==> flow/design.v <==
module counter_4_bit  
     (
         input  wire       clk          ,
         input  wire       rst          ,
         input  wire       enable       ,
		 output wire [3:0] count       
     );
reg [3:0] data ;
always @(posedge clk or negedge rst)
     begin
	     if(!rst)
	         begin			 
			     data <= 4'b0000 ; 	
			 end
	     else if (enable)
		     begin
                 data <= data + 4'b0001  ; 					     
	         end	
	 end
assign count =  data ;
endmodule
module ifft_add_sub  
     (
         input  wire  signed [15:0]  op_1       ,      
         input  wire  signed [15:0]  op_2       ,      
		 output wire  signed [15:0]  sum_out    ,      
		 output wire  signed [15:0]  sub_out           
     );
assign sum_out = op_1 + op_2 ;
assign sub_out = op_1 - op_2 ;
endmodule
module ifft_complex_multipier  
     (
         input  wire signed [15:0] op_1_real   ,
         input  wire signed [15:0] op_1_imag   ,
         input  wire signed [15:0] op_2_real   ,		 
         input  wire signed [15:0] op_2_imag   ,
         output wire signed [15:0] result_real ,
         output wire signed [15:0] result_imag 
     );
reg signed [31:0] op1r_x_op2r ;
reg signed [31:0] op1r_x_op2i ;
reg signed [31:0] op1i_x_op2r ;
reg signed [31:0] op1i_x_op2i ;
reg signed [31:0] o_r ;
reg signed [31:0] o_i ;
always @(*)
     begin	 
         op1r_x_op2r = op_1_real*op_2_real;  
         op1r_x_op2i = op_1_real*op_2_imag;  
         op1i_x_op2r = op_1_imag*op_2_real;  
         op1i_x_op2i = op_1_imag*op_2_imag; 
         o_r = op1r_x_op2r-op1i_x_op2i;  
         o_i = op1i_x_op2r+op1r_x_op2i;
	 end	 
assign result_real = o_r[25:10];
assign result_imag = o_i[25:10];
endmodule
module ifft_controller  
     (
         input  wire       clk               ,
         input  wire       rst               ,
         input  wire       enable            ,
		 input wire [3:0]  count             ,
         output reg        wr_enable_ram_3   ,
         output reg        wr_enable_ram_1_2 ,
         output reg        i_o_ctrl          ,       
		 output reg        ctrl              ,
         output reg        shift             ,
		 output reg        sel               ,       
		 output reg        count_en          ,       
		 output reg        done              ,    
		 output reg [3:0]  ram_1_rd_add      ,
         output reg [3:0]  ram_2_rd_add      ,
		 output reg [2:0]  ram_3_rd_add      ,
		 output reg [3:0]  ram_1_2_wr_add    ,
		 output reg [2:0]  ram_3_wr_add      ,
		 output reg [3:0]  rom_rd_add        
     );
localparam  [6:0] idle            = 7'b0000000,
                  phase_a         = 7'b0000001,
                  phase_b_1       = 7'b0000011,
                  phase_b_2       = 7'b0000010,
                  phase_b_3       = 7'b0000110,
                  phase_b_4       = 7'b0000111,
                  phase_b_5       = 7'b0000101,
                  phase_b_6       = 7'b0000100,
                  phase_b_7       = 7'b0001100,
                  phase_b_8       = 7'b0001101,
                  phase_b_9       = 7'b0001111,
                  phase_b_10      = 7'b0001110,
                  phase_b_11      = 7'b0001010,
                  phase_b_12      = 7'b0001011,
                  phase_b_13      = 7'b0001001,
                  phase_b_14      = 7'b0001000,
                  phase_b_15      = 7'b0011000,
                  phase_b_16      = 7'b0011001,
                  phase_c_1       = 7'b0011011,
                  phase_c_2       = 7'b0011010,
                  phase_c_3       = 7'b0011110,
                  phase_c_4       = 7'b0011111,
                  phase_c_5       = 7'b0011101,
                  phase_c_6       = 7'b0011100,
                  phase_c_7       = 7'b0010100,
                  phase_c_8       = 7'b0010101,
                  phase_c_9       = 7'b0010111,
                  phase_c_10      = 7'b0010110,
                  phase_c_11      = 7'b0010010,
                  phase_c_12      = 7'b0010011,
                  phase_c_13      = 7'b0010001,
                  phase_c_14      = 7'b0010000,
                  phase_c_15      = 7'b0110000,
                  phase_c_16      = 7'b0110001,
                  phase_d_1       = 7'b0110011,
                  phase_d_2       = 7'b0110010,
                  phase_d_3       = 7'b0110110,
                  phase_d_4       = 7'b0110111,
                  phase_d_5       = 7'b0110101,
                  phase_d_6       = 7'b0110100,
                  phase_d_7       = 7'b0111100,
                  phase_d_8       = 7'b0111101,
                  phase_d_9       = 7'b0111111,
                  phase_d_10      = 7'b0111110,
                  phase_d_11      = 7'b0111010,
                  phase_d_12      = 7'b0111011,
                  phase_d_13      = 7'b0111001,
                  phase_d_14      = 7'b0111000,
                  phase_d_15      = 7'b0101000,
                  phase_d_16      = 7'b0101001,
                  phase_e_1       = 7'b0101011,
                  phase_e_2       = 7'b0101010,
                  phase_e_3       = 7'b0101110,
                  phase_e_4       = 7'b0101111,
                  phase_e_5       = 7'b0101101,
                  phase_e_6       = 7'b0101100,
                  phase_e_7       = 7'b0100100,
                  phase_e_8       = 7'b0100101,
                  phase_e_9       = 7'b0100111,
                  phase_e_10      = 7'b0100110,
                  phase_e_11      = 7'b0100010,
                  phase_e_12      = 7'b0100011,
                  phase_e_13      = 7'b0100001,
                  phase_e_14      = 7'b0100000,
                  phase_e_15      = 7'b1100000,
                  phase_e_16      = 7'b1100001;	
reg         [6:0] current_state , next_state ;
always @(posedge clk or negedge rst)
     begin
	     if(!rst)
	         begin			 
			     current_state <= idle ; 	
			 end	    
	     else 
		     begin
			     current_state <= next_state ; 	
			 end 			 
	 end	 
always @(*)
     begin
         wr_enable_ram_3   = 1'b0 ;
         wr_enable_ram_1_2 = 1'b0 ;
         i_o_ctrl          = 1'b0 ;           
		 ctrl              = 1'b0 ;           
         shift             = 1'b0 ;
         count_en          = 1'b0 ;
		 sel               = 1'b0 ;           
		 done              = 1'b0 ;           
		 ram_1_rd_add      = 4'b0000 ;
         ram_2_rd_add      = 4'b0000 ;
		 ram_3_rd_add      = 3'b000  ;
		 ram_1_2_wr_add    = 4'b0000 ;
		 ram_3_wr_add      = 3'b000  ;
		 rom_rd_add        = 4'b0000  ;
	     case(current_state)
		     idle : 
			         begin
					     wr_enable_ram_3   = 1'b0 ;
					     wr_enable_ram_1_2 = 1'b0 ;
					     i_o_ctrl          = 1'b0 ;   
					     ctrl              = 1'b0 ;   
					     shift             = 1'b0 ;
					     count_en          = 1'b0 ;
					     sel               = 1'b0 ;   
					     done              = 1'b0 ;   
					     ram_1_rd_add      = 4'b0000 ;
					     ram_2_rd_add      = 4'b0000 ;
					     ram_3_rd_add      = 3'b000  ;
					     ram_1_2_wr_add    = 4'b0000 ;
					     ram_3_wr_add      = 3'b000  ;
						 rom_rd_add        = 4'b0000  ;
					 end
		     phase_a : 
			         begin
					     wr_enable_ram_1_2 = 1'b1 ;
					     i_o_ctrl          = 1'b1 ;   
					     shift             = 1'b1 ;
					     count_en          = 1'b1 ;
					     sel               = 1'b1 ;    
					 end					 
             phase_b_1 : 
			         begin
                         wr_enable_ram_3   = 1'b1 ;
                         wr_enable_ram_1_2 = 1'b1 ;  
                         ram_1_rd_add      = 4'b0000 ;
                         ram_2_rd_add      = 4'b1000 ;
                         ram_1_2_wr_add    = 4'b0000 ;
                         ram_3_wr_add      = 3'b000  ;
					 end
             phase_b_2 : 
			         begin
                         wr_enable_ram_3   = 1'b1 ;
                         wr_enable_ram_1_2 = 1'b1 ;  
                         ram_1_rd_add      = 4'b0001 ;
                         ram_2_rd_add      = 4'b1001 ;
                         ram_1_2_wr_add    = 4'b0001 ;
                         ram_3_wr_add      = 3'b001  ;
					 end
             phase_b_3 : 
			         begin
					     wr_enable_ram_3   = 1'b1 ;
						 wr_enable_ram_1_2 = 1'b1 ;  
						 ram_1_rd_add      = 4'b0010 ;
						 ram_2_rd_add      = 4'b1010 ;
						 ram_1_2_wr_add    = 4'b0010 ;
						 ram_3_wr_add      = 3'b010  ;
					 end
             phase_b_4 : 
			         begin
					     wr_enable_ram_3   = 1'b1 ;
						 wr_enable_ram_1_2 = 1'b1 ;  
						 ram_1_rd_add      = 4'b0011 ;
						 ram_2_rd_add      = 4'b1011 ;
						 ram_1_2_wr_add    = 4'b0011 ;
						 ram_3_wr_add      = 3'b011  ;
					 end
             phase_b_5 : 
			         begin
					     wr_enable_ram_3   = 1'b1 ;
						 wr_enable_ram_1_2 = 1'b1 ;  
						 ram_1_rd_add      = 4'b0100 ;
						 ram_2_rd_add      = 4'b1100 ;
						 ram_1_2_wr_add    = 4'b1000 ;
						 ram_3_wr_add      = 3'b100  ;
					 end
             phase_b_6 : 
			         begin
					     wr_enable_ram_3   = 1'b1 ;
						 wr_enable_ram_1_2 = 1'b1 ;  
						 ram_1_rd_add      = 4'b0101 ;
						 ram_2_rd_add      = 4'b1101 ;
						 ram_1_2_wr_add    = 4'b1001 ;
						 ram_3_wr_add      = 3'b101  ;					    
					 end
             phase_b_7 : 
			         begin						    
					     wr_enable_ram_3   = 1'b1 ;
						 wr_enable_ram_1_2 = 1'b1 ;  
						 ram_1_rd_add      = 4'b0110 ;
						 ram_2_rd_add      = 4'b1110 ;
						 ram_1_2_wr_add    = 4'b1010 ;
						 ram_3_wr_add      = 3'b110  ;					  		 
					 end
             phase_b_8 : 
			         begin
					     wr_enable_ram_3   = 1'b1 ;
						 wr_enable_ram_1_2 = 1'b1 ;  
						 ram_1_rd_add      = 4'b0111 ;
						 ram_2_rd_add      = 4'b1111 ;
						 ram_1_2_wr_add    = 4'b1011 ;
						 ram_3_wr_add      = 3'b111  ;	
					 end
             phase_b_9 : 
			         begin
						 wr_enable_ram_1_2 = 1'b1 ;
						 ctrl              = 1'b1 ;    
						 ram_3_rd_add      = 3'b000  ;
						 ram_1_2_wr_add    = 4'b0100 ;
						 rom_rd_add        = 4'b0000  ;
					 end
             phase_b_10 : 
			         begin
						 wr_enable_ram_1_2 = 1'b1 ;
						 ctrl              = 1'b1 ;    
						 ram_3_rd_add      = 3'b001  ;
						 ram_1_2_wr_add    = 4'b0101 ;
						 rom_rd_add        = 3'b001  ;
					 end
             phase_b_11 : 
			         begin
						 wr_enable_ram_1_2 = 1'b1 ;
						 ctrl              = 1'b1 ;    
						 ram_3_rd_add      = 3'b010  ;
						 ram_1_2_wr_add    = 4'b0110 ;
						 rom_rd_add        = 4'b0010  ;
					 end
             phase_b_12 : 
			         begin
						 wr_enable_ram_1_2 = 1'b1 ;
						 ctrl              = 1'b1 ;    
						 ram_3_rd_add      = 3'b011  ;
						 ram_1_2_wr_add    = 4'b0111 ;
						 rom_rd_add        = 4'b0011  ;
					 end
             phase_b_13 : 
			         begin
						 wr_enable_ram_1_2 = 1'b1 ;
						 ctrl              = 1'b1 ;    
						 ram_3_rd_add      = 3'b100  ;
						 ram_1_2_wr_add    = 4'b1100 ;
						 rom_rd_add        = 4'b0100  ;
					 end
             phase_b_14 : 
			         begin
						 wr_enable_ram_1_2 = 1'b1 ;
						 ctrl              = 1'b1 ;    
						 ram_3_rd_add      = 3'b101  ;
						 ram_1_2_wr_add    = 4'b1101 ;
						 rom_rd_add        = 4'b0101  ;				    
					 end
             phase_b_15 : 
			         begin
						 wr_enable_ram_1_2 = 1'b1 ;
						 ctrl              = 1'b1 ;    
						 ram_3_rd_add      = 3'b110  ;
						 ram_1_2_wr_add    = 4'b1110 ;
						 rom_rd_add        = 4'b0110  ;	
					 end
             phase_b_16 : 
			         begin
						 wr_enable_ram_1_2 = 1'b1 ;
						 ctrl              = 1'b1 ;    
						 ram_3_rd_add      = 3'b111  ;
						 ram_1_2_wr_add    = 4'b1111 ;
						 rom_rd_add        = 4'b0111  ;	
					 end
             phase_c_1 : 
			         begin
                         wr_enable_ram_3   = 1'b1 ;
                         wr_enable_ram_1_2 = 1'b1 ;  
                         ram_1_rd_add      = 4'b0000 ;
                         ram_2_rd_add      = 4'b1000 ;
                         ram_1_2_wr_add    = 4'b0000 ;
                         ram_3_wr_add      = 3'b000  ;					     
					 end
             phase_c_2 : 
			         begin
                         wr_enable_ram_3   = 1'b1 ;
                         wr_enable_ram_1_2 = 1'b1 ;  
                         ram_1_rd_add      = 4'b0001 ;
                         ram_2_rd_add      = 4'b1001 ;
                         ram_1_2_wr_add    = 4'b0001 ;
                         ram_3_wr_add      = 3'b001  ;						    
					 end
             phase_c_3 : 
			         begin
                         wr_enable_ram_3   = 1'b1 ;
                         wr_enable_ram_1_2 = 1'b1 ;  
                         ram_1_rd_add      = 4'b0010 ;
                         ram_2_rd_add      = 4'b1010 ;
                         ram_1_2_wr_add    = 4'b1000 ;
                         ram_3_wr_add      = 3'b010  ;						    
					 end
             phase_c_4 : 
			         begin
                         wr_enable_ram_3   = 1'b1 ;
                         wr_enable_ram_1_2 = 1'b1 ;  
                         ram_1_rd_add      = 4'b0011 ;
                         ram_2_rd_add      = 4'b1011 ;
                         ram_1_2_wr_add    = 4'b1001 ;
                         ram_3_wr_add      = 3'b011  ;
					 end
             phase_c_5 :                                           
			         begin
						 wr_enable_ram_1_2 = 1'b1 ;
						 ctrl              = 1'b1 ;    
						 ram_3_rd_add      = 3'b000  ;
						 ram_1_2_wr_add    = 4'b0010 ;
						 rom_rd_add        = 4'b1000  ;						    
					 end
             phase_c_6 : 
			         begin
						 wr_enable_ram_1_2 = 1'b1 ;
						 ctrl              = 1'b1 ;    
						 ram_3_rd_add      = 3'b001  ;
						 ram_1_2_wr_add    = 4'b0011 ;
						 rom_rd_add        = 4'b1001  ;						    
					 end
             phase_c_7 : 
			         begin
						 wr_enable_ram_1_2 = 1'b1 ;
						 ctrl              = 1'b1 ;    
						 ram_3_rd_add      = 3'b010  ;
						 ram_1_2_wr_add    = 4'b1010 ;
						 rom_rd_add        = 4'b1010  ;						    
					 end
             phase_c_8 : 
			         begin
						 wr_enable_ram_1_2 = 1'b1 ;
						 ctrl              = 1'b1 ;    
						 ram_3_rd_add      = 3'b011  ;
						 ram_1_2_wr_add    = 4'b1011 ;
						 rom_rd_add        = 4'b1011  ;						    
					 end
             phase_c_9 :                                   
			         begin
                         wr_enable_ram_3   = 1'b1 ;
                         wr_enable_ram_1_2 = 1'b1 ;  
                         ram_1_rd_add      = 4'b0100 ;
                         ram_2_rd_add      = 4'b1100 ;
                         ram_1_2_wr_add    = 4'b0100 ;
                         ram_3_wr_add      = 3'b000  ;					    
					 end
             phase_c_10 : 
			         begin
                         wr_enable_ram_3   = 1'b1 ;
                         wr_enable_ram_1_2 = 1'b1 ;  
                         ram_1_rd_add      = 4'b0101 ;
                         ram_2_rd_add      = 4'b1101 ;
                         ram_1_2_wr_add    = 4'b0101 ;
                         ram_3_wr_add      = 3'b001  ;						    
					 end
             phase_c_11 : 
			         begin
                         wr_enable_ram_3   = 1'b1 ;
                         wr_enable_ram_1_2 = 1'b1 ;  
                         ram_1_rd_add      = 4'b0110 ;
                         ram_2_rd_add      = 4'b1110 ;
                         ram_1_2_wr_add    = 4'b1100 ;
                         ram_3_wr_add      = 3'b010  ;						    
					 end
             phase_c_12 : 
			         begin
                         wr_enable_ram_3   = 1'b1 ;
                         wr_enable_ram_1_2 = 1'b1 ;  
                         ram_1_rd_add      = 4'b0111 ;
                         ram_2_rd_add      = 4'b1111 ;
                         ram_1_2_wr_add    = 4'b1101 ;
                         ram_3_wr_add      = 3'b011  ;						    
					 end
             phase_c_13 : 
			         begin
						 wr_enable_ram_1_2 = 1'b1 ;
						 ctrl              = 1'b1 ;    
						 ram_3_rd_add      = 3'b000  ;
						 ram_1_2_wr_add    = 4'b0110 ;
						 rom_rd_add        = 4'b1000  ;							    
					 end
             phase_c_14 : 
			         begin
						 wr_enable_ram_1_2 = 1'b1 ;
						 ctrl              = 1'b1 ;    
						 ram_3_rd_add      = 3'b001  ;
						 ram_1_2_wr_add    = 4'b0111 ;
						 rom_rd_add        = 4'b1001  ;						    
					 end
             phase_c_15 : 
			         begin
						 wr_enable_ram_1_2 = 1'b1 ;
						 ctrl              = 1'b1 ;    
						 ram_3_rd_add      = 3'b010  ;
						 ram_1_2_wr_add    = 4'b1110 ;
						 rom_rd_add        = 4'b1010  ;						    
					 end
             phase_c_16 : 
			         begin
						 wr_enable_ram_1_2 = 1'b1 ;
						 ctrl              = 1'b1 ;    
						 ram_3_rd_add      = 3'b011  ;
						 ram_1_2_wr_add    = 4'b1111 ;
						 rom_rd_add        = 4'b1011  ;						    
					 end
             phase_d_1 :                                        
			         begin
                         wr_enable_ram_3   = 1'b1 ;
                         wr_enable_ram_1_2 = 1'b1 ;  
                         ram_1_rd_add      = 4'b0000 ;
                         ram_2_rd_add      = 4'b1000 ;
                         ram_1_2_wr_add    = 4'b0000 ;
                         ram_3_wr_add      = 3'b000  ;
					 end
             phase_d_2 : 
			         begin
                         wr_enable_ram_3   = 1'b1 ;
                         wr_enable_ram_1_2 = 1'b1 ;  
                         ram_1_rd_add      = 4'b0001 ;
                         ram_2_rd_add      = 4'b1001 ;
                         ram_1_2_wr_add    = 4'b1000 ;
                         ram_3_wr_add      = 3'b001  ;					    
					 end
             phase_d_3 : 
			         begin
						 wr_enable_ram_1_2 = 1'b1 ;
						 ctrl              = 1'b1 ;    
						 ram_3_rd_add      = 3'b000  ;
						 ram_1_2_wr_add    = 4'b0001;
						 rom_rd_add        = 4'b1100  ;						    
					 end
             phase_d_4 : 
			         begin
						 wr_enable_ram_1_2 = 1'b1 ;
						 ctrl              = 1'b1 ;    
						 ram_3_rd_add      = 3'b001  ;
						 ram_1_2_wr_add    = 4'b1001 ;
						 rom_rd_add        = 4'b1101  ;						    
					 end
             phase_d_5 :                                          
			         begin
					     wr_enable_ram_3   = 1'b1 ;
						 wr_enable_ram_1_2 = 1'b1 ;  
						 ram_1_rd_add      = 4'b0010 ;
						 ram_2_rd_add      = 4'b1010 ;
						 ram_1_2_wr_add    = 4'b0010 ;
						 ram_3_wr_add      = 3'b000  ;	 
					 end
             phase_d_6 : 
			         begin
					     wr_enable_ram_3   = 1'b1 ;
						 wr_enable_ram_1_2 = 1'b1 ;  
						 ram_1_rd_add      = 4'b0011 ;
						 ram_2_rd_add      = 4'b1011 ;
						 ram_1_2_wr_add    = 4'b1010 ;
						 ram_3_wr_add      = 3'b001  ;						    					  		 
					 end
             phase_d_7 : 
			         begin
						 wr_enable_ram_1_2 = 1'b1 ;
						 ctrl              = 1'b1 ;    
						 ram_3_rd_add      = 3'b000 ;
						 ram_1_2_wr_add    = 4'b0011 ;
						 rom_rd_add        = 4'b1100  ;						    
					 end
             phase_d_8 : 
			         begin
						 wr_enable_ram_1_2 = 1'b1 ;
						 ctrl              = 1'b1 ;    
						 ram_3_rd_add      = 3'b001 ;
						 ram_1_2_wr_add    = 4'b1011 ;
						 rom_rd_add        = 4'b1101  ;						    					  		 
					 end
             phase_d_9 :                                              
			         begin
					     wr_enable_ram_3   = 1'b1 ;
						 wr_enable_ram_1_2 = 1'b1 ;  
						 ram_1_rd_add      = 4'b0100 ;
						 ram_2_rd_add      = 4'b1100 ;
						 ram_1_2_wr_add    = 4'b0100 ;
						 ram_3_wr_add      = 3'b000  ;						    
					 end
             phase_d_10 : 
			         begin
					     wr_enable_ram_3   = 1'b1 ;
						 wr_enable_ram_1_2 = 1'b1 ;  
						 ram_1_rd_add      = 4'b0101 ;
						 ram_2_rd_add      = 4'b1101 ;
						 ram_1_2_wr_add    = 4'b1100 ;
						 ram_3_wr_add      = 3'b001  ;					    
					 end
             phase_d_11 : 
			         begin
						 wr_enable_ram_1_2 = 1'b1 ;
						 ctrl              = 1'b1 ;    
						 ram_3_rd_add      = 3'b000 ;
						 ram_1_2_wr_add    = 4'b0101 ;
						 rom_rd_add        = 4'b1100  ;						    
					 end
             phase_d_12 : 
			         begin
						 wr_enable_ram_1_2 = 1'b1 ;
						 ctrl              = 1'b1 ;    
						 ram_3_rd_add      = 3'b001 ;
						 ram_1_2_wr_add    = 4'b1101 ;
						 rom_rd_add        = 4'b1101  ;	
					 end
             phase_d_13 :                                          
			         begin
					     wr_enable_ram_3   = 1'b1 ;
						 wr_enable_ram_1_2 = 1'b1 ;  
						 ram_1_rd_add      = 4'b0110 ;
						 ram_2_rd_add      = 4'b1110 ;
						 ram_1_2_wr_add    = 4'b0110 ;
						 ram_3_wr_add      = 3'b000  ;						    					  		 
					 end
             phase_d_14 : 
			         begin
					     wr_enable_ram_3   = 1'b1 ;
						 wr_enable_ram_1_2 = 1'b1 ;  
						 ram_1_rd_add      = 4'b0111 ;
						 ram_2_rd_add      = 4'b1111 ;
						 ram_1_2_wr_add    = 4'b1110 ;
						 ram_3_wr_add      = 3'b001  ;						    					  		 
					 end
             phase_d_15 : 
			         begin
						 wr_enable_ram_1_2 = 1'b1 ;
						 ctrl              = 1'b1 ;    
						 ram_3_rd_add      = 3'b000 ;
						 ram_1_2_wr_add    = 4'b0111 ;
						 rom_rd_add        = 4'b1100  ;						    
					 end
             phase_d_16 : 
			         begin
						 wr_enable_ram_1_2 = 1'b1 ;
						 ctrl              = 1'b1 ;    
						 ram_3_rd_add      = 3'b001 ;
						 ram_1_2_wr_add    = 4'b1111 ;
						 rom_rd_add        = 4'b1101  ;						    					  		 
					 end
             phase_e_1 :                                                     
			         begin
					     wr_enable_ram_3   = 1'b1 ;
						 ram_1_rd_add      = 4'b0000 ;
						 ram_2_rd_add      = 4'b1000 ;
						 ram_3_wr_add      = 3'b000  ;
						 done              = 1'b1 ;						 
					 end
             phase_e_2 : 
			         begin
						 ctrl              = 1'b1 ;    
						 ram_3_rd_add      = 3'b000 ;
						 rom_rd_add        = 4'b1110  ;	
						 done              = 1'b1 ;						 
					 end
             phase_e_3 : 
			         begin
					     wr_enable_ram_3   = 1'b1 ;
						 ram_1_rd_add      = 4'b0001 ;
						 ram_2_rd_add      = 4'b1001 ;
						 ram_3_wr_add      = 3'b000  ;	
						 done              = 1'b1 ;						 
					 end
             phase_e_4 : 
			         begin
						 ctrl              = 1'b1 ;    
						 ram_3_rd_add      = 3'b000 ;
						 rom_rd_add        = 4'b1110  ;	
						 done              = 1'b1 ;						 
					 end
             phase_e_5 : 
			         begin
					     wr_enable_ram_3   = 1'b1 ;
						 ram_1_rd_add      = 4'b0010 ;
						 ram_2_rd_add      = 4'b1010 ;
						 ram_3_wr_add      = 3'b000  ;	
						 done              = 1'b1 ;						 
					 end
             phase_e_6 : 
			         begin
						 ctrl              = 1'b1 ;    
						 ram_3_rd_add      = 3'b000 ;
						 rom_rd_add        = 4'b1110  ;	
						 done              = 1'b1 ;						 
					 end
             phase_e_7 : 
			         begin
					     wr_enable_ram_3   = 1'b1 ;
						 ram_1_rd_add      = 4'b0011 ;
						 ram_2_rd_add      = 4'b1011;
						 ram_3_wr_add      = 3'b000  ;	
						 done              = 1'b1 ;						 
					 end
             phase_e_8 : 
			         begin
						 ctrl              = 1'b1 ;    
						 ram_3_rd_add      = 3'b000 ;
						 rom_rd_add        = 4'b1110  ;	
						 done              = 1'b1 ;						 
					 end
             phase_e_9 : 
			         begin
					     wr_enable_ram_3   = 1'b1 ;
						 ram_1_rd_add      = 4'b0100 ;
						 ram_2_rd_add      = 4'b1100 ;
						 ram_3_wr_add      = 3'b000  ;	
						 done              = 1'b1 ;						 
					 end
             phase_e_10 : 
			         begin
						 ctrl              = 1'b1 ;    
						 ram_3_rd_add      = 3'b000 ;
						 rom_rd_add        = 4'b1110  ;	
						 done              = 1'b1 ;						 
					 end
             phase_e_11 : 
			         begin
					     wr_enable_ram_3   = 1'b1 ;
						 ram_1_rd_add      = 4'b0101 ;
						 ram_2_rd_add      = 4'b1101 ;
						 ram_3_wr_add      = 3'b000  ;	
						 done              = 1'b1 ;						 
					 end
             phase_e_12 : 
			         begin
						 ctrl              = 1'b1 ;    
						 ram_3_rd_add      = 3'b000 ;
						 rom_rd_add        = 4'b1110  ;	
						 done              = 1'b1 ;						 
					 end
             phase_e_13 : 
			         begin
					     wr_enable_ram_3   = 1'b1 ;
						 ram_1_rd_add      = 4'b0110 ;
						 ram_2_rd_add      = 4'b1110 ;
						 ram_3_wr_add      = 3'b000  ;	
						 done              = 1'b1 ;						 
					 end
             phase_e_14 : 
			         begin
						 ctrl              = 1'b1 ;    
						 ram_3_rd_add      = 3'b000 ;
						 rom_rd_add        = 4'b1110  ;	
						 done              = 1'b1 ;						 
					 end
             phase_e_15 : 
			         begin
					     wr_enable_ram_3   = 1'b1 ;
						 ram_1_rd_add      = 4'b0111 ;
						 ram_2_rd_add      = 4'b1111 ;
						 ram_3_wr_add      = 3'b000  ;	
						 done              = 1'b1 ;			
						 done              = 1'b1 ;						 
					 end
             phase_e_16 : 
			         begin
						 ctrl              = 1'b1 ;    
						 ram_3_rd_add      = 3'b000 ;
						 rom_rd_add        = 4'b1110  ;
						 done              = 1'b1 ;						 
					 end				 
             default :
			 	     begin
					     wr_enable_ram_3   = 1'b0 ;
					     wr_enable_ram_1_2 = 1'b0 ;
					     i_o_ctrl          = 1'b0 ;   
					     ctrl              = 1'b0 ;   
					     shift             = 1'b0 ;
					     count_en          = 1'b0 ;
					     sel               = 1'b0 ;   
					     done              = 1'b0 ;   
					     ram_1_rd_add      = 4'b0000 ;
					     ram_2_rd_add      = 4'b0000 ;
					     ram_3_rd_add      = 3'b000  ;
					     ram_1_2_wr_add    = 4'b0000 ;
					     ram_3_wr_add      = 3'b000  ;
					     rom_rd_add        = 3'b000  ;
					 end						 
		 endcase
     end		 
always @(*)
     begin
	     case(current_state)
		     idle : 
			         begin
					     if (enable==1'b1)
					         begin
					 	  	     next_state = phase_a ;			 							 
					         end
					     else 
						     begin
							     next_state = idle ;							 							 
							 end					 
					 end
		     phase_a : 
			         begin
					     if (count == 4'b1111)
					         begin
					 	  	     next_state = phase_b_1 ;			 	  					 
					         end
					     else 
						     begin
							     next_state = phase_a ;							 							 
							 end					 
					 end					 
             phase_b_1 : 
			         begin
					 	 next_state = phase_b_2 ;			 							 
					 end
             phase_b_2 : 
			         begin
					 	 next_state = phase_b_3 ;			 							 
					 end
             phase_b_3 : 
			         begin
					 	 next_state = phase_b_4 ;			 							 
					 end
             phase_b_4 : 
			         begin
					 	 next_state = phase_b_5 ;			 							 
					 end
             phase_b_5 : 
			         begin
					 	 next_state = phase_b_6 ;			 							 
					 end
             phase_b_6 : 
			         begin
					 	 next_state = phase_b_7 ;			 							 
					 end
             phase_b_7 : 
			         begin
					 	 next_state = phase_b_8 ;			 							 
					 end
             phase_b_8 : 
			         begin
					 	 next_state = phase_b_9 ;			 							 
					 end
             phase_b_9 : 
			         begin
					 	 next_state = phase_b_10 ;			 							 
					 end
             phase_b_10 : 
			         begin
					 	 next_state = phase_b_11 ;			 							 
					 end
             phase_b_11 : 
			         begin
					 	 next_state = phase_b_12 ;			 							 
					 end
             phase_b_12 : 
			         begin
					 	 next_state = phase_b_13 ;			 							 
					 end
             phase_b_13 : 
			         begin
					 	 next_state = phase_b_14 ;			 							 
					 end
             phase_b_14 : 
			         begin
					 	 next_state = phase_b_15 ;			 							 
					 end
             phase_b_15 : 
			         begin
					 	 next_state = phase_b_16 ;			 							 
					 end
             phase_b_16 : 
			         begin
					 	 next_state = phase_c_1 ;		                 							 
					 end
             phase_c_1 : 
			         begin
					 	 next_state = phase_c_2 ;			 							 
					 end
             phase_c_2 : 
			         begin
					 	 next_state = phase_c_3 ;			 							 
					 end
             phase_c_3 : 
			         begin
					 	 next_state = phase_c_4 ;			 							 
					 end
             phase_c_4 : 
			         begin
					 	 next_state = phase_c_5 ;			 							 
					 end
             phase_c_5 : 
			         begin
					 	 next_state = phase_c_6 ;			 							 
					 end
             phase_c_6 : 
			         begin
					 	 next_state = phase_c_7 ;			 							 
					 end
             phase_c_7 : 
			         begin
					 	 next_state = phase_c_8 ;			 							 
					 end
             phase_c_8 : 
			         begin
					 	 next_state = phase_c_9 ;			 							 
					 end
             phase_c_9 : 
			         begin
					 	 next_state = phase_c_10 ;			 							 
					 end
             phase_c_10 : 
			         begin
					 	 next_state = phase_c_11 ;			 							 
					 end
             phase_c_11 : 
			         begin
					 	 next_state = phase_c_12 ;			 							 
					 end
             phase_c_12 : 
			         begin
					 	 next_state = phase_c_13 ;			 							 
					 end
             phase_c_13 : 
			         begin
					 	 next_state = phase_c_14 ;			 							 
					 end
             phase_c_14 : 
			         begin
					 	 next_state = phase_c_15 ;			 							 
					 end
             phase_c_15 : 
			         begin
					 	 next_state = phase_c_16 ;			 							 
					 end
             phase_c_16 : 
			         begin
					 	 next_state = phase_d_1 ;			 							 
					 end
             phase_d_1 : 
			         begin
					 	 next_state = phase_d_2 ;			 							 
					 end
             phase_d_2 : 
			         begin
					 	 next_state = phase_d_3 ;			 							 
					 end
             phase_d_3 : 
			         begin
					 	 next_state = phase_d_4 ;			 							 
					 end
             phase_d_4 : 
			         begin
					 	 next_state = phase_d_5 ;			 							 
					 end
             phase_d_5 : 
			         begin
					 	 next_state = phase_d_6 ;			 							 
					 end
             phase_d_6 : 
			         begin
					 	 next_state = phase_d_7 ;			 							 
					 end
             phase_d_7 : 
			         begin
					 	 next_state = phase_d_8 ;			 							 
					 end
             phase_d_8 : 
			         begin
					 	 next_state = phase_d_9 ;			 							 
					 end
             phase_d_9 : 
			         begin
					 	 next_state = phase_d_10 ;			 							 
					 end
             phase_d_10 : 
			         begin
					 	 next_state = phase_d_11 ;			 							 
					 end
             phase_d_11 : 
			         begin
					 	 next_state = phase_d_12 ;			 							 
					 end
             phase_d_12 : 
			         begin
					 	 next_state = phase_d_13 ;			 							 
					 end
             phase_d_13 : 
			         begin
					 	 next_state = phase_d_14 ;			 							 
					 end
             phase_d_14 : 
			         begin
					 	 next_state = phase_d_15 ;			 							 
					 end
             phase_d_15 : 
			         begin
					 	 next_state = phase_d_16 ;			 							 
					 end
             phase_d_16 : 
			         begin
					 	 next_state = phase_e_1 ;			 							 
					 end
             phase_e_1 : 
			         begin
					 	 next_state = phase_e_2 ;			 							 
					 end
             phase_e_2 : 
			         begin
					 	 next_state = phase_e_3 ;			 							 
					 end
             phase_e_3 : 
			         begin
					 	 next_state = phase_e_4 ;			 							 
					 end
             phase_e_4 : 
			         begin
					 	 next_state = phase_e_5 ;			 							 
					 end
             phase_e_5 : 
			         begin
					 	 next_state = phase_e_6 ;			 							 
					 end
             phase_e_6 : 
			         begin
					 	 next_state = phase_e_7 ;			 							 
					 end
             phase_e_7 : 
			         begin
					 	 next_state = phase_e_8 ;			 							 
					 end
             phase_e_8 : 
			         begin
					 	 next_state = phase_e_9 ;			 							 
					 end
             phase_e_9 : 
			         begin
					 	 next_state = phase_e_10 ;			 							 
					 end
             phase_e_10 : 
			         begin
					 	 next_state = phase_e_11 ;			 							 
					 end
             phase_e_11 : 
			         begin
					 	 next_state = phase_e_12 ;			 							 
					 end
             phase_e_12 : 
			         begin
					 	 next_state = phase_e_13 ;			 							 
					 end
             phase_e_13 : 
			         begin
					 	 next_state = phase_e_14 ;			 							 
					 end
             phase_e_14 : 
			         begin
					 	 next_state = phase_e_15 ;			 							 
					 end
             phase_e_15 : 
			         begin
					 	 next_state = phase_e_16 ;			 							 
					 end
             phase_e_16 : 
			         begin
					 	 next_state = idle ;			 							 
					 end					 
             default :
			 	     begin
				         next_state = idle ;			 							 
					 end						 
		 endcase
	 end			 
endmodule
module ifft_mux  
     (
         input  wire [15:0] in_0,
         input  wire [15:0] in_1,
         input  wire        sel ,
         output reg  [15:0] out 
     );
always @(*)
     begin
	     case(sel)
			 2'b0:  
			     begin
				     out = in_0;
				 end
			 2'b1:  
			     begin
				     out = in_1;
				 end
         endcase		 
	 end	 
endmodule
module ifft_mux_add  
     (
         input  wire [3:0] in_0,
         input  wire [3:0] in_1,
         input  wire        sel ,
         output reg  [3:0] out 
     );
always @(*)
     begin
	     case(sel)
			 2'b0:  
			     begin
				     out = in_0;
				 end
			 2'b1:  
			     begin
				     out = in_1;
				 end
         endcase		 
	 end	 
endmodule
module ifft_p2s  
     (
	     input   wire           clk      ,
	     input   wire           rst      ,
	     input   wire           wr_en    ,
	     input   wire           shift    ,
		 input   wire  [3:0]    count    ,   
         input   wire  [15:0]   in_0     ,
         input   wire  [15:0]   in_1     ,
         input   wire  [15:0]   in_2     ,
         input   wire  [15:0]   in_3     ,
         input   wire  [15:0]   in_4     ,
         input   wire  [15:0]   in_5     ,
         input   wire  [15:0]   in_6     ,
         input   wire  [15:0]   in_7     ,
         input   wire  [15:0]   in_8     ,
         input   wire  [15:0]   in_9     ,
         input   wire  [15:0]   in_10    ,
         input   wire  [15:0]   in_11    ,
		 output  wire  [15:0]   data_out     
     );
reg    [15:0] r_0     ;
reg    [15:0] r_1     ;
reg    [15:0] r_2     ;
reg    [15:0] r_3     ;
reg    [15:0] r_4     ;
reg    [15:0] r_5     ;
reg    [15:0] r_6     ;
reg    [15:0] r_7     ;
reg    [15:0] r_8     ;
reg    [15:0] r_9     ;
reg    [15:0] r_10    ;
reg    [15:0] r_11    ;
always @(posedge clk or negedge rst )
     begin
	     if(!rst)
		     begin
			     r_0   <= 16'h0000;
				 r_1   <= 16'h0000;
				 r_2   <= 16'h0000;
				 r_3   <= 16'h0000;
				 r_4   <= 16'h0000;
				 r_5   <= 16'h0000;
				 r_6   <= 16'h0000;
				 r_7   <= 16'h0000;
				 r_8   <= 16'h0000;
				 r_9   <= 16'h0000;
				 r_10  <= 16'h0000;
				 r_11  <= 16'h0000;
			 end
         else if(shift)
		     begin         
			     r_0   <= r_1      ;
			     r_1   <= r_2      ;
			     r_2   <= r_3      ;
			     r_3   <= r_4      ;
			     r_4   <= r_5      ;
			     r_5   <= r_6      ;
			     r_6   <= r_7      ;
			     r_7   <= r_8      ;
			     r_8   <= r_9      ;
			     r_9   <= r_10     ;
			     r_10  <= r_11     ;
			     r_11  <= 16'h0000 ;
             end			 
	     else if(wr_en) 
		     begin
 			     r_0   <= in_0 ;
			     r_1   <= in_1 ;
			     r_2   <= in_2 ;
			     r_3   <= in_3 ;
			     r_4   <= in_4 ;
			     r_5   <= in_5 ;
			     r_6   <= in_6 ;
			     r_7   <= in_7 ;
			     r_8   <= in_8 ;
			     r_9   <= in_9 ;
			     r_10  <= in_10;
			     r_11  <= in_11;	
			 end	
	 end	 
assign data_out = r_0 ;
endmodule
module ifft_ram  
    #( 
	     parameter DATA_WIDTH = 16, 
	     parameter ADDR_WIDTH = 4, 
	     parameter DEPTH      = 16
     )
     (
         input   wire                        clk                       ,
         input   wire                        rst                       ,
         input   wire                        wr_en                     ,
         input   wire  [ADDR_WIDTH-1:0]      rd_add                    ,
         input   wire  [ADDR_WIDTH-1:0]      wr_add                    ,
		   input   wire  [DATA_WIDTH-1:0]      data_in                   ,
		   output  wire   [DATA_WIDTH-1:0]      data_out                  
     );
reg   [DATA_WIDTH-1:0] mem [2**ADDR_WIDTH-1:0];
always @(posedge clk )
     begin
         if(wr_en) 
		     begin
 			     mem[wr_add] <= data_in ;
			 end				 
	 end	 
			assign	  data_out  = mem [rd_add] ;
endmodule
module ifft_tf_rom  
     (
         input  wire  [3 :0]   rd_add    ,
		 output reg   [15:0]   data_out_imag ,
		 output reg   [15:0]   data_out_real
     );
always @(*)
     begin
	     case(rd_add)
             4'b0000: data_out_imag=16'b0000000000000000;     
             4'b0001: data_out_imag=16'b0000000110000111;     
             4'b0010: data_out_imag=16'b0000001011010100;     
             4'b0011: data_out_imag=16'b0000001110110010;     
             4'b0100: data_out_imag=16'b0000010000000000;     
             4'b0101: data_out_imag=16'b0000001110110010;     
             4'b0110: data_out_imag=16'b0000001011010100;     
             4'b0111: data_out_imag=16'b0000000110000111;     
             4'b1000: data_out_imag=16'b0000000000000000;     
             4'b1001: data_out_imag=16'b0000001011010100;     
             4'b1010: data_out_imag=16'b0000010000000000;     
             4'b1011: data_out_imag=16'b0000001011010100;     
             4'b1100: data_out_imag=16'b0000000000000000;     
             4'b1101: data_out_imag=16'b0000010000000000;     
             4'b1110: data_out_imag=16'b0000000000000000;     
			 default: data_out_imag=16'b0000000000000000;     
         endcase    
	 end
always @(*)
     begin
	     case(rd_add)
             4'b0000: data_out_real=16'b0000010000000000;     
             4'b0001: data_out_real=16'b0000001110110010;     
             4'b0010: data_out_real=16'b0000001011010100;     
             4'b0011: data_out_real=16'b0000000110000111;     
             4'b0100: data_out_real=16'b0000000000000000;     
             4'b0101: data_out_real=16'b1111111001111000;     
             4'b0110: data_out_real=16'b1111110100101011;     
             4'b0111: data_out_real=16'b1111110001001101;     
             4'b1000: data_out_real=16'b0000010000000000;     
             4'b1001: data_out_real=16'b0000001011010100;     
             4'b1010: data_out_real=16'b0000000000000000;     
             4'b1011: data_out_real=16'b1111110100101011;     
             4'b1100: data_out_real=16'b0000010000000000;     
             4'b1101: data_out_real=16'b0000000000000000;     
             4'b1110: data_out_real=16'b0000010000000000;     
			 default: data_out_real=16'b0000000000000000;     
         endcase    
	 end
endmodule
module ifft_top 
     (
         input   wire           clk           ,                 
         input   wire           rst           ,                 
		 input   wire           ifft_enable   ,                 
		 input   wire  [15:0]   in_0_real     ,                 
         input   wire  [15:0]   in_1_real     ,                 
         input   wire  [15:0]   in_2_real     ,                 
         input   wire  [15:0]   in_3_real     ,                 
         input   wire  [15:0]   in_4_real     ,                 
         input   wire  [15:0]   in_5_real     ,                 
         input   wire  [15:0]   in_6_real     ,                 
         input   wire  [15:0]   in_7_real     ,                 
         input   wire  [15:0]   in_8_real     ,                 
         input   wire  [15:0]   in_9_real     ,                 
         input   wire  [15:0]   in_10_real    ,                 
         input   wire  [15:0]   in_11_real    ,                 
		 input   wire  [15:0]   in_0_imag     ,                 
         input   wire  [15:0]   in_1_imag     ,                 
         input   wire  [15:0]   in_2_imag     ,                 
         input   wire  [15:0]   in_3_imag     ,                 
         input   wire  [15:0]   in_4_imag     ,                 
         input   wire  [15:0]   in_5_imag     ,                 
         input   wire  [15:0]   in_6_imag     ,                 
         input   wire  [15:0]   in_7_imag     ,                 
         input   wire  [15:0]   in_8_imag     ,                 
         input   wire  [15:0]   in_9_imag     ,                 
         input   wire  [15:0]   in_10_imag    ,                 
         input   wire  [15:0]   in_11_imag    ,                 
		 output  wire  [15:0]   ifft_out_real ,                 
		 output  wire  [15:0]   ifft_out_imag ,                 
		 output  wire           finish                          
     );
wire [15:0] w_1 ;                                           
wire [15:0] w_2 ;                                           
wire [15:0] w_3 ;                                           
wire [15:0] w_4 ;                                           
wire [15:0] w_5 ;                                           
wire [15:0] w_6 ;                                           
wire [15:0] w_7 ;                                           
wire [15:0] w_8 ;                                           
wire [15:0] w_9 ;                                           
wire [15:0] w_10 ;                                          
wire [15:0] w_11;                                           
wire [15:0] w_12 ;                                          
wire [15:0] w_13;                                           
wire [15:0] w_14 ;                                          
wire [15:0] w_15;                                           
wire [15:0] w_16 ;                                          
wire [15:0] w_17;                                           
wire [15:0] w_18 ;                                          
wire [15:0] w_19;                                           
wire [15:0] w_20 ;                                          
wire [3:0]  wr_add_ram_1_2;                                 
wire [3:0]  wr_add_ctrl ;                                   
wire [3:0]  count ;                                         
wire [3:0]  ram_1_rd_add ;                                  
wire [3:0]  ram_2_rd_add ;                                  
wire [3:0]  rom_rd_add   ;                                  
wire [2:0]  ram_3_rd_add ;                                  
wire [2:0]  ram_3_wr_add ;                                  
wire        shift ;                                         
wire        sel ;                                           
wire        ctrl ;                                          
wire        count_en ;                                      
wire        wr_enable_ram_3  ;                              
wire        wr_enable_ram_1_2;                              
wire        i_o_ctrl ;                                      
ifft_controller  control_unit
     (
         .clk               (clk) ,
         .rst               (rst) ,
         .enable            (ifft_enable) ,
		 .count             (count) ,
         .wr_enable_ram_3   (wr_enable_ram_3) ,
         .wr_enable_ram_1_2 (wr_enable_ram_1_2) ,
         .i_o_ctrl          (i_o_ctrl) ,       
		 .ctrl              (ctrl) ,
         .shift             (shift) ,
		 .sel               (sel) ,            
		 .count_en          (count_en) ,       
		 .done              (finish) ,      
		 .ram_1_rd_add      (ram_1_rd_add) ,
         .ram_2_rd_add      (ram_2_rd_add) ,
		 .ram_3_rd_add      (ram_3_rd_add) ,
		 .ram_1_2_wr_add    (wr_add_ctrl) ,
		 .ram_3_wr_add      (ram_3_wr_add) ,
		 .rom_rd_add        (rom_rd_add) 
     );
ifft_add_sub   butterfly_real 
     (
         .op_1    (w_9)   ,      
         .op_2    (w_11)  ,      
		 .sum_out (w_17)  ,      
		 .sub_out (w_18)         
     );
ifft_add_sub   butterfly_imag 
     (
         .op_1    (w_10)  ,      
         .op_2    (w_12)  ,      
		 .sum_out (w_19)  ,      
		 .sub_out (w_20)         
     );
ifft_complex_multipier  complex_multipier
     (
         .op_1_real   (w_13),
         .op_1_imag   (w_14),
         .op_2_real   (w_7),		 
         .op_2_imag   (w_8),
         .result_real (w_15),
         .result_imag (w_16)
     );
ifft_tf_rom  rom_tf
     (
         .rd_add        (rom_rd_add),
		 .data_out_imag (w_8),
		 .data_out_real (w_7)
     );
ifft_ram   
    #( 
	     .DATA_WIDTH(16) , 
	     .ADDR_WIDTH(4 ) , 
	     .DEPTH     (16) 
     )
	 ram_1_real
     (
         .clk       (clk)   ,
         .rst       (rst)   ,
         .wr_en     (wr_enable_ram_1_2)   ,
         .rd_add    (ram_1_rd_add)   ,
         .wr_add    (wr_add_ram_1_2)   ,
		 .data_in   (w_3)   ,
		 .data_out  (w_9)   
     );
ifft_ram   
    #( 
	     .DATA_WIDTH(16) , 
	     .ADDR_WIDTH(4 ) , 
	     .DEPTH     (16) 
     )
	 ram_1_imag
     (
         .clk       (clk)   ,
         .rst       (rst)   ,
         .wr_en     (wr_enable_ram_1_2)   ,
         .rd_add    (ram_1_rd_add)   ,
         .wr_add    (wr_add_ram_1_2)   ,
		 .data_in   (w_4)   ,
		 .data_out  (w_10)   
     );
ifft_ram   
    #( 
	     .DATA_WIDTH(16) , 
	     .ADDR_WIDTH(4 ) , 
	     .DEPTH     (16) 
     )
	 ram_2_real
     (
         .clk       (clk)   ,
         .rst       (rst)   ,
         .wr_en     (wr_enable_ram_1_2)   ,
         .rd_add    (ram_2_rd_add)   ,
         .wr_add    (wr_add_ram_1_2)   ,
		 .data_in   (w_3)   ,
		 .data_out  (w_11)   
     );
ifft_ram   
    #( 
	     .DATA_WIDTH(16) , 
	     .ADDR_WIDTH(4 ) , 
	     .DEPTH     (16) 
     )
	 ram_2_imag
     (
         .clk       (clk)   ,
         .rst       (rst)   ,
         .wr_en     (wr_enable_ram_1_2)   ,
         .rd_add    (ram_2_rd_add)   ,
         .wr_add    (wr_add_ram_1_2)   ,
		 .data_in   (w_4)   ,
		 .data_out  (w_12)   
     );
ifft_ram   
    #( 
	     .DATA_WIDTH(16) , 
	     .ADDR_WIDTH(3 ) , 
	     .DEPTH     (16) 
     )
	 ram_3_real
     (
         .clk       (clk)   ,
         .rst       (rst)   ,
         .wr_en     (wr_enable_ram_3)   ,
         .rd_add    (ram_3_rd_add)   ,
         .wr_add    (ram_3_wr_add)   ,
		 .data_in   (w_18)   ,
		 .data_out  (w_13)   
     );
ifft_ram   
    #( 
	     .DATA_WIDTH(16) , 
	     .ADDR_WIDTH(3 ) , 
	     .DEPTH     (16) 
     )
	 ram_3_imag
     (
         .clk       (clk)   ,
         .rst       (rst)   ,
         .wr_en     (wr_enable_ram_3)   ,
         .rd_add    (ram_3_rd_add)   ,
         .wr_add    (ram_3_wr_add)   ,
		 .data_in   (w_20)   ,
		 .data_out  (w_14)   
     );
ifft_p2s  p2s_real
     (
	     .clk      (clk),
	     .rst      (rst),
	     .wr_en    (ifft_enable),
	     .shift    (shift),
		 .count    (count),   
         .in_0     (in_0_real ),
         .in_1     (in_1_real ),
         .in_2     (in_2_real ),
         .in_3     (in_3_real ),
         .in_4     (in_4_real ),
         .in_5     (in_5_real ),
         .in_6     (in_6_real ),
         .in_7     (in_7_real ),
         .in_8     (in_8_real ),
         .in_9     (in_9_real ),
         .in_10    (in_10_real),
         .in_11    (in_11_real),
		 .data_out (w_1)    
     );
ifft_p2s  p2s_imag
     (
	     .clk      (clk),
	     .rst      (rst),
	     .wr_en    (ifft_enable),
	     .shift    (shift),
		 .count    (count),   
         .in_0     (in_0_imag ),
         .in_1     (in_1_imag ),
         .in_2     (in_2_imag ),
         .in_3     (in_3_imag ),
         .in_4     (in_4_imag ),
         .in_5     (in_5_imag ),
         .in_6     (in_6_imag ),
         .in_7     (in_7_imag ),
         .in_8     (in_8_imag ),
         .in_9     (in_9_imag ),
         .in_10    (in_10_imag),
         .in_11    (in_11_imag),
		 .data_out (w_2)    
     );
counter_4_bit  counter_phase_a
     (
         .clk      (clk)         ,
         .rst      (rst)         ,
         .enable   (count_en)    ,
		 .count    (count)   
     );
ifft_mux_add   wr_address_mux_ram_1
     (
         .in_0 (wr_add_ctrl) ,
         .in_1 (count) ,
         .sel  (sel) ,
         .out  (wr_add_ram_1_2)
     );
ifft_mux  input_mux_real
     (
         .in_0 (w_5),
         .in_1 (w_1),
         .sel  (i_o_ctrl),
         .out  (w_3)
     );
ifft_mux  input_mux_imag
     (
         .in_0 (w_6),
         .in_1 (w_2),
         .sel  (i_o_ctrl),
         .out  (w_4)
     );	 
ifft_mux  ctrl_mux_real
     (
         .in_0 (w_17),
         .in_1 (w_15),
         .sel  (ctrl),
         .out  (w_5)
     );
ifft_mux  ctrl_mux_imag
     (
         .in_0 (w_19),
         .in_1 (w_16),
         .sel  (ctrl),
         .out  (w_6)
     );	 
assign ifft_out_real = w_3 ;                                           
assign ifft_out_imag = w_4 ;                                           
endmodule
### From RTL to reports: ifft_top

The steps from the RTL of ifft_top to its reports follow in flow order.
Lines are those of the file above, counted from 1.
Operators: Yosys type, input widths -> output width; for muxes data width and select width s.
Not given: -

| design | value |
|---|---|
| top module | ifft_top |
| clock | clk |
| cell library | sky130hd |
| timing corner | tt_025C_1v80 |

### Word level

Yosys after proc, flatten, opt, wreduce and memory -nomap, before mapping. Memory bits, and registers merged into a memory's read port (data or address), are not among the register bits. Print and check cells are not counted.
Yosys's memory passes give these memory sizes; they may raise the number of words (mostly to a power of two), join words into wider ones and drop unused or constant bits.

| word-level totals | value |
|---|---|
| bits in registers | 395 |
| RAM bits | 1280 |
| bits in read-only memories | 4128 |
| memories kept | 9 |
| input bits | 387 |
| word-level cells | 180 |

| operators by class | value |
|---|---|
| add/subtract/negate cells | 7 |
| $mul | 4 |
| eq/ne operators | 65 |
| muxes and demuxes | 64 |
| bitwise gates (word level) | 3 |
| reduce/logical cells | 2 |

Memory list:

| name | depth | bits a word | read ports | wr ports | line | RTL |
|---|---|---|---|---|---|---|
| (name not given) | 128 | 29 | 1 | 0 | 174 | `case(current_state)` |
| (name not given) | 16 | 16 | 1 | 0 | 1215 | `case(rd_add)` |
| ram_1_imag.mem | 16 | 16 | 1 | 1 | 1176 | `reg   [DATA_WIDTH-1:0] mem [2**ADDR_WIDTH-1:0];` |
| ram_1_real.mem | 16 | 16 | 1 | 1 | 1176 |  |
| ram_2_imag.mem | 16 | 16 | 1 | 1 | 1176 |  |
| ram_2_real.mem | 16 | 16 | 1 | 1 | 1176 |  |

Memories not listed: 3.

Operator list:

| operator | number |
|---|---|
| $mul 16x16->26 | 4 |
| $mux 16 | 52 |
| $pmux 7 s65 | 1 |
| $eq 7x6->1 const B | 32 |
| $pmux 16 s2 | 4 |
| $eq 7x5->1 const B | 16 |
| $eq 7x4->1 const B | 8 |
| $add 16x16->16 | 2 |
| $sub 16x16->16 | 2 |
| $eq 7x3->1 const B | 4 |
| $add 26x26->26 | 1 |
| $sub 26x26->26 | 1 |
| $eq 7x2->1 const B | 2 |
| $pmux 4 s2 | 1 |
| $eq 7x1->1 const B | 1 |
| $eq 7x7->1 const B | 1 |
| $logic_not 7->1 | 1 |
| $add 4x1->4 const B | 1 |
| $eq 4x4->1 const B | 1 |
| $mux 4 | 1 |
| $not 1->1 | 3 |
| $mux 3 | 1 |
| $mux 1 | 3 |
| $reduce_bool 2->1 | 1 |
| $mux 2 | 1 |

### Logic depth

Yosys ltp: most cells in a row. Word level: on the elaborated netlist, between registers, memories and ports. Mapped: between sequential cells and ports; inverters and the memories' decode and read muxes count.

| logic depth | value |
|---|---|
| depth in word-level cells | 5 |
| ABC_AREA | 0 |
| gate-level depth with buffers | 48 |
| mapped depth without buffers | 41 |

### Netlist

Yosys stat after the flow's synthesis: flattened, memories mapped to cells. It holds for the ABC_AREA given above (unset counts as 0); a run with the other value may have another netlist.

Cells by type:

| cell | number | area in all (um^2) |
|---|---|---|
| sky130_fd_sc_hd__edfxtp_1 | 768 | 2.31E+04 |
| sky130_fd_sc_hd__fa_1 | 764 | 1.53E+04 |
| sky130_fd_sc_hd__dfrtp_1 | 395 | 9884.48 |
| sky130_fd_sc_hd__mux2i_1 | 503 | 5.03E+03 |
| sky130_fd_sc_hd__ha_1 | 390 | 4879.68 |
| sky130_fd_sc_hd__nand2_1 | 1167 | 4.38E+03 |
| sky130_fd_sc_hd__inv_1 | 1041 | 3.91E+03 |
| sky130_fd_sc_hd__o21ai_0 | 479 | 2.4E+03 |
| sky130_fd_sc_hd__nor2_1 | 528 | 1.98E+03 |
| sky130_fd_sc_hd__nand3_1 | 360 | 1.8E+03 |
| sky130_fd_sc_hd__clkbuf_1 | 335 | 1.26E+03 |
| sky130_fd_sc_hd__xnor2_1 | 132 | 1.16E+03 |
| sky130_fd_sc_hd__a21oi_1 | 127 | 635.61 |
| sky130_fd_sc_hd__or2_2 | 93 | 581.808 |
| sky130_fd_sc_hd__mux2_2 | 39 | 439.171 |
| sky130_fd_sc_hd__xor2_1 | 40 | 350.336 |
| sky130_fd_sc_hd__a21o_1 | 43 | 322.81 |
| sky130_fd_sc_hd__nand2b_1 | 51 | 319.056 |

Not listed: further types 63, cells in them 422.

| mapped netlist | value |
|---|---|
| cells in the netlist | 7677 |
| mapped area | 0.0807024 mm^2 |
| sequential area | 0.0329466 mm^2 |
| flip-flop cells | 1163 |
| buffers | 404 |

By module: a second synthesis without flattening, with its own total; a netlist apart from the flattened one above.

| second synthesis, totals | value |
|---|---|
| cell total of the unflattened synthesis | 8164 |
| area (unflattened synthesis) | 0.106332 mm^2 |

Rows give one instance, submodules left out.

By module:

| module | times used | cells | area (mm^2) |
|---|---|---|---|
| ifft_ram | 4 | 416 | 0.0097218 |
| ifft_complex_multipier | 1 | 3639 | 0.0332169 |
| ifft_p2s | 2 | 815 | 0.0088385 |
| ifft_ram | 2 | 198 | 0.0049735 |
| ifft_add_sub | 2 | 219 | 0.0015627 |
| ifft_controller | 1 | 239 | 0.0017242 |
| ifft_mux | 4 | 18 | 0.000249 |
| ifft_tf_rom | 1 | 71 | 0.000553 |
| counter_4_bit | 1 | 11 | 0.0001602 |
| ifft_mux_add | 1 | 4 | 0.000045 |
| ifft_top | 1 | 0 | 0 |

### Path before layout

Path of least setup slack by OpenSTA after synthesis, without wires, with an ideal clock, recovery checks aside; 20% of the period is set as input and as output delay. Where synthesis merged equal registers, the netlist keeps one of their names.

| timing post-synthesis | value |
|---|---|
| path kind | register to output |
| start | reg control_unit.current_state[1] |
| end | out ifft_out_real[14] |
| period | 13.6 ns |
| external output delay | 2.720 ns |
| launch time at the first pin | 0.000 ns |
| data arrival time | 10.963 ns |
| data required time | 10.880 ns |
| slack | -0.083 ns |
| delay of the path | 10.963 ns |
| stages on the path | 45 |
| synthesis period reached | 13.683 ns |

"delay of the path" is the arrival time less input delay plus setup time.
A path that ends at an output port has no setup time.
"stages on the path": output pins that drive a net of the path, with the launching flip-flop's if there is one; two outputs of one cell count as two.
"synthesis period reached" = period - worst setup slack (recovery checks aside). The figure is calculated, with input and output delays left at 20% of the set period.
Between the ends stands the longest chain of elaborated cells between them, by number of cells; it is not shown to be the way that was timed. Of several equally long chains one is given.
A line is the first line of the expression or statement that the cell stems from. Yosys adds cells for indexed reads and writes and turns some case tables into memories.
A memory read counts as a cell of the chain, while the word-level depth stops at memories.

| on the way, post-synthesis | value |
|---|---|
| cell sequence | sky130_fd_sc_hd__dfrtp_1 sky130_fd_sc_hd__clkbuf_1 sky130_fd_sc_hd__inv_1 sky130_fd_sc_hd__ha_1 sky130_fd_sc_hd__clkbuf_1 sky130_fd_sc_hd__nand2b_1 sky130_fd_sc_hd__a311oi_1 sky130_fd_sc_hd__a211oi_4 sky130_fd_sc_hd__buf_2 sky130_fd_sc_hd__buf_4 sky130_fd_sc_hd__buf_4 sky130_fd_sc_hd__buf_2 sky130_fd_sc_hd__clkbuf_1 sky130_fd_sc_hd__ha_1 sky130_fd_sc_hd__clkbuf_1 sky130_fd_sc_hd__nand2_1 sky130_fd_sc_hd__o22a_1 sky130_fd_sc_hd__nor2_1 (+9 left out) sky130_fd_sc_hd__fa_1 sky130_fd_sc_hd__fa_1 sky130_fd_sc_hd__fa_1 sky130_fd_sc_hd__fa_1 sky130_fd_sc_hd__inv_1 sky130_fd_sc_hd__fa_1 sky130_fd_sc_hd__inv_1 sky130_fd_sc_hd__ha_1 sky130_fd_sc_hd__nand3_1 sky130_fd_sc_hd__nor2_1 sky130_fd_sc_hd__a21oi_1 sky130_fd_sc_hd__nand2_1 sky130_fd_sc_hd__o21bai_2 sky130_fd_sc_hd__a221oi_2 sky130_fd_sc_hd__o21ai_1 sky130_fd_sc_hd__xor2_1 sky130_fd_sc_hd__mux2i_1 sky130_fd_sc_hd__a21oi_1 |
| cells in the longest elaborated chain | 6 |

RTL lines, path post-synthesis:

| item | line | RTL |
|---|---|---|
| from (decl) | 146 | `reg         [6:0] current_state , next_state ;` |
| from (assign) | 151 | `current_state <= idle ;` |
| from (assign) | 155 | `current_state <= next_state ;` |
| $mem_v2 128x29 | 174 | `case(current_state)` |
| $mem_v2 8x16 | 1176 | `reg   [DATA_WIDTH-1:0] mem [2**ADDR_WIDTH-1:0];` |
| $mul 16x16->26 | 49 | `op1r_x_op2r = op_1_real*op_2_real;` |
| $sub 26x26->26 | 53 | `o_r = op1r_x_op2r-op1i_x_op2i;` |
| $pmux 16 s2 x2 | 1045 | `case(sel)` |
| to (decl) | 1264 | `output wire [15:0] ifft_out_real ,` |

### Path in the finished layout

Path of least setup slack in the final report of record 1 (OpenROAD, finished layout, wires in). Where an end is a register, its clock arrival counts in the times.

| timing after layout | value |
|---|---|
| path kind | register to output |
| start | reg control_unit.current_state[2] |
| end | out ifft_out_imag[15] |
| period | 12.3 ns |
| external output delay | 2.46 ns |
| launch time at the first pin | 0.73 ns |
| data arrival time | 11.41 ns |
| data required time | 9.84 ns |
| slack | -1.57 ns |
| stages on the path | 38 |

Between the ends stands the longest chain of elaborated cells between them, by number of cells; it is not shown to be the way that was timed. Of several equally long chains one is given.
A memory read counts as a cell of the chain, while the word-level depth stops at memories.

| on the way, after layout | value |
|---|---|
| cell sequence | sky130_fd_sc_hd__dfrtp_2 sky130_fd_sc_hd__buf_4 sky130_fd_sc_hd__buf_12 sky130_fd_sc_hd__buf_4 sky130_fd_sc_hd__ha_1 sky130_fd_sc_hd__mux2i_1 sky130_fd_sc_hd__o221a_2 sky130_fd_sc_hd__o21ai_0 sky130_fd_sc_hd__buf_2 sky130_fd_sc_hd__nor3_4 sky130_fd_sc_hd__buf_4 sky130_fd_sc_hd__a221oi_4 sky130_fd_sc_hd__buf_4 sky130_fd_sc_hd__buf_4 sky130_fd_sc_hd__or2_2 sky130_fd_sc_hd__inv_1 sky130_fd_sc_hd__fa_1 sky130_fd_sc_hd__fa_2 (+2 left out) sky130_fd_sc_hd__inv_1 sky130_fd_sc_hd__fa_1 sky130_fd_sc_hd__inv_1 sky130_fd_sc_hd__fa_1 sky130_fd_sc_hd__fa_1 sky130_fd_sc_hd__fa_1 sky130_fd_sc_hd__fa_1 sky130_fd_sc_hd__xor2_1 sky130_fd_sc_hd__xnor2_1 sky130_fd_sc_hd__xnor2_1 sky130_fd_sc_hd__xnor2_2 sky130_fd_sc_hd__xnor2_1 sky130_fd_sc_hd__xnor2_1 sky130_fd_sc_hd__xnor3_1 sky130_fd_sc_hd__xnor2_2 sky130_fd_sc_hd__nand2_2 sky130_fd_sc_hd__o211ai_1 sky130_fd_sc_hd__buf_4 |
| cells in the longest elaborated chain | 6 |

RTL lines, path after layout:

| item | line | RTL |
|---|---|---|
| from (decl) | 146 | `reg         [6:0] current_state , next_state ;` |
| from (assign) | 151 | `current_state <= idle ;` |
| from (assign) | 155 | `current_state <= next_state ;` |
| $mem_v2 128x29 | 174 | `case(current_state)` |
| $mem_v2 8x16 | 1176 | `reg   [DATA_WIDTH-1:0] mem [2**ADDR_WIDTH-1:0];` |
| $mul 16x16->26 | 51 | `op1i_x_op2r = op_1_imag*op_2_real;` |
| $add 26x26->26 | 54 | `o_i = op1i_x_op2r+op1r_x_op2i;` |
| $pmux 16 s2 x2 | 1045 | `case(sel)` |
| to (decl) | 1265 | `output wire [15:0] ifft_out_imag ,` |

ifft_top through Yosys and OpenROAD on sky130hd: 2 stored runs, unordered, with their settings and measured results. The constraints put input and output delay at 20% of the set period each and load the outputs with 0.01 pF.
By "achieved clock period" is meant the clock period of the run minus its worst setup slack. This is arithmetic on one report: input and output delays are still those of the set period (20% each).
By "worst path time" is meant the share of the clock period that the worst setup path is allowed (20% is reserved at inputs, 20% at outputs), minus its slack. Clock arrival times at its registers enter into it.
"total design power" rests on the timing tool's default activity at the inputs, not on a simulated workload.

## Record 1

==> flow/run.sh <==
#!/bin/bash
# the make line also repeats the synthesis and layout settings of config.mk as NAME=value (left out here)
make -C /OpenROAD-flow-scripts/flow DESIGN_CONFIG=/design/flow/config.mk WORK_HOME=/design/flow/orfs CLKGATE_MAP_FILE= finish
==> flow/config.mk <==
export PLATFORM = sky130hd
export DESIGN_NAME = ifft_top
export DESIGN_NICKNAME = ifft_top
export VERILOG_FILES = /design/flow/design.v
export SDC_FILE = /design/flow/constraint.sdc
export NUM_CORES = 4
export LEC_CHECK = 0
export CAP_MARGIN = 20
export CELL_PAD_IN_SITES_DETAIL_PLACEMENT = 2
export CELL_PAD_IN_SITES_GLOBAL_PLACEMENT = 1
export CORE_ASPECT_RATIO = 1.12
export CORE_MARGIN = 2
export CORE_UTILIZATION = 19
export CTS_CLUSTER_DIAMETER = 183
export CTS_CLUSTER_SIZE = 65
export GPL_ROUTABILITY_DRIVEN = 1
export GPL_TIMING_DRIVEN = 0
export MAX_ROUTING_LAYER = met4
export MIN_ROUTING_LAYER = met1
export PLACE_DENSITY_LB_ADDON = 0.24
export SETUP_SLACK_MARGIN = 0.51
export SLEW_MARGIN = 0
export TNS_END_PERCENT = 100
==> flow/constraint.sdc <==
create_clock -name core_clock -period 12.3 [get_ports {clk}]
set_input_delay 2.4600 -clock core_clock [delete_from_list [all_inputs] [get_ports {clk}]]
set_output_delay 2.4600 -clock core_clock [all_outputs]
set_load 0.01 [all_outputs]

| result of record 1 | value |
|---|---|
| lowest hold slack | 0.521 ns |
| utilization | 23.8% |
| standard-cell area after layout | 0.100718 mm^2 |
| total design power | 6257 uW |
| die area | 0.429988 mm^2 |
| worst path time | 11.41 ns |
| critical path kind | register to output |
| sum of negative setup slack | -38.807 ns |
| achieved clock period | 13.870 ns |
| worst setup slack after layout | -1.570 ns |
| cell area after synthesis | 0.0807024 mm^2 |

## Record 2

==> flow/run.sh <==
#!/bin/bash
# the make line also repeats the synthesis and layout settings of config.mk as NAME=value (left out here)
make -C /OpenROAD-flow-scripts/flow DESIGN_CONFIG=/design/flow/config.mk WORK_HOME=/design/flow/orfs CLKGATE_MAP_FILE= finish
==> flow/config.mk <==
export PLATFORM = sky130hd
export DESIGN_NAME = ifft_top
export DESIGN_NICKNAME = ifft_top
export VERILOG_FILES = /design/flow/design.v
export SDC_FILE = /design/flow/constraint.sdc
export NUM_CORES = 4
export LEC_CHECK = 0
export ABC_AREA = 1
export CAP_MARGIN = 35
export CELL_PAD_IN_SITES_DETAIL_PLACEMENT = 2
export CELL_PAD_IN_SITES_GLOBAL_PLACEMENT = 1
export CORE_MARGIN = 3
export CORE_UTILIZATION = 40
export CTS_CLUSTER_DIAMETER = 186
export GPL_ROUTABILITY_DRIVEN = 1
export MIN_ROUTING_LAYER = met1
export SLEW_MARGIN = 20
==> flow/constraint.sdc <==
create_clock -name core_clock -period 10.8 [get_ports {clk}]
set_input_delay 2.1600 -clock core_clock [delete_from_list [all_inputs] [get_ports {clk}]]
set_output_delay 2.1600 -clock core_clock [all_outputs]
set_load 0.01 [all_outputs]

| result of record 2 | value |
|---|---|
| lowest hold slack | 0.485 ns |
| utilization | 52.2% |
| standard-cell area after layout | 0.107099 mm^2 |
| total design power | 10190 uW |
| die area | 0.211964 mm^2 |
| worst path time | 10.72 ns |
| critical path kind | register to output |
| sum of negative setup slack | -54.181 ns |
| achieved clock period | 12.876 ns |
| worst setup slack after layout | -2.076 ns |
| cell area after synthesis | 0.0825892 mm^2 |
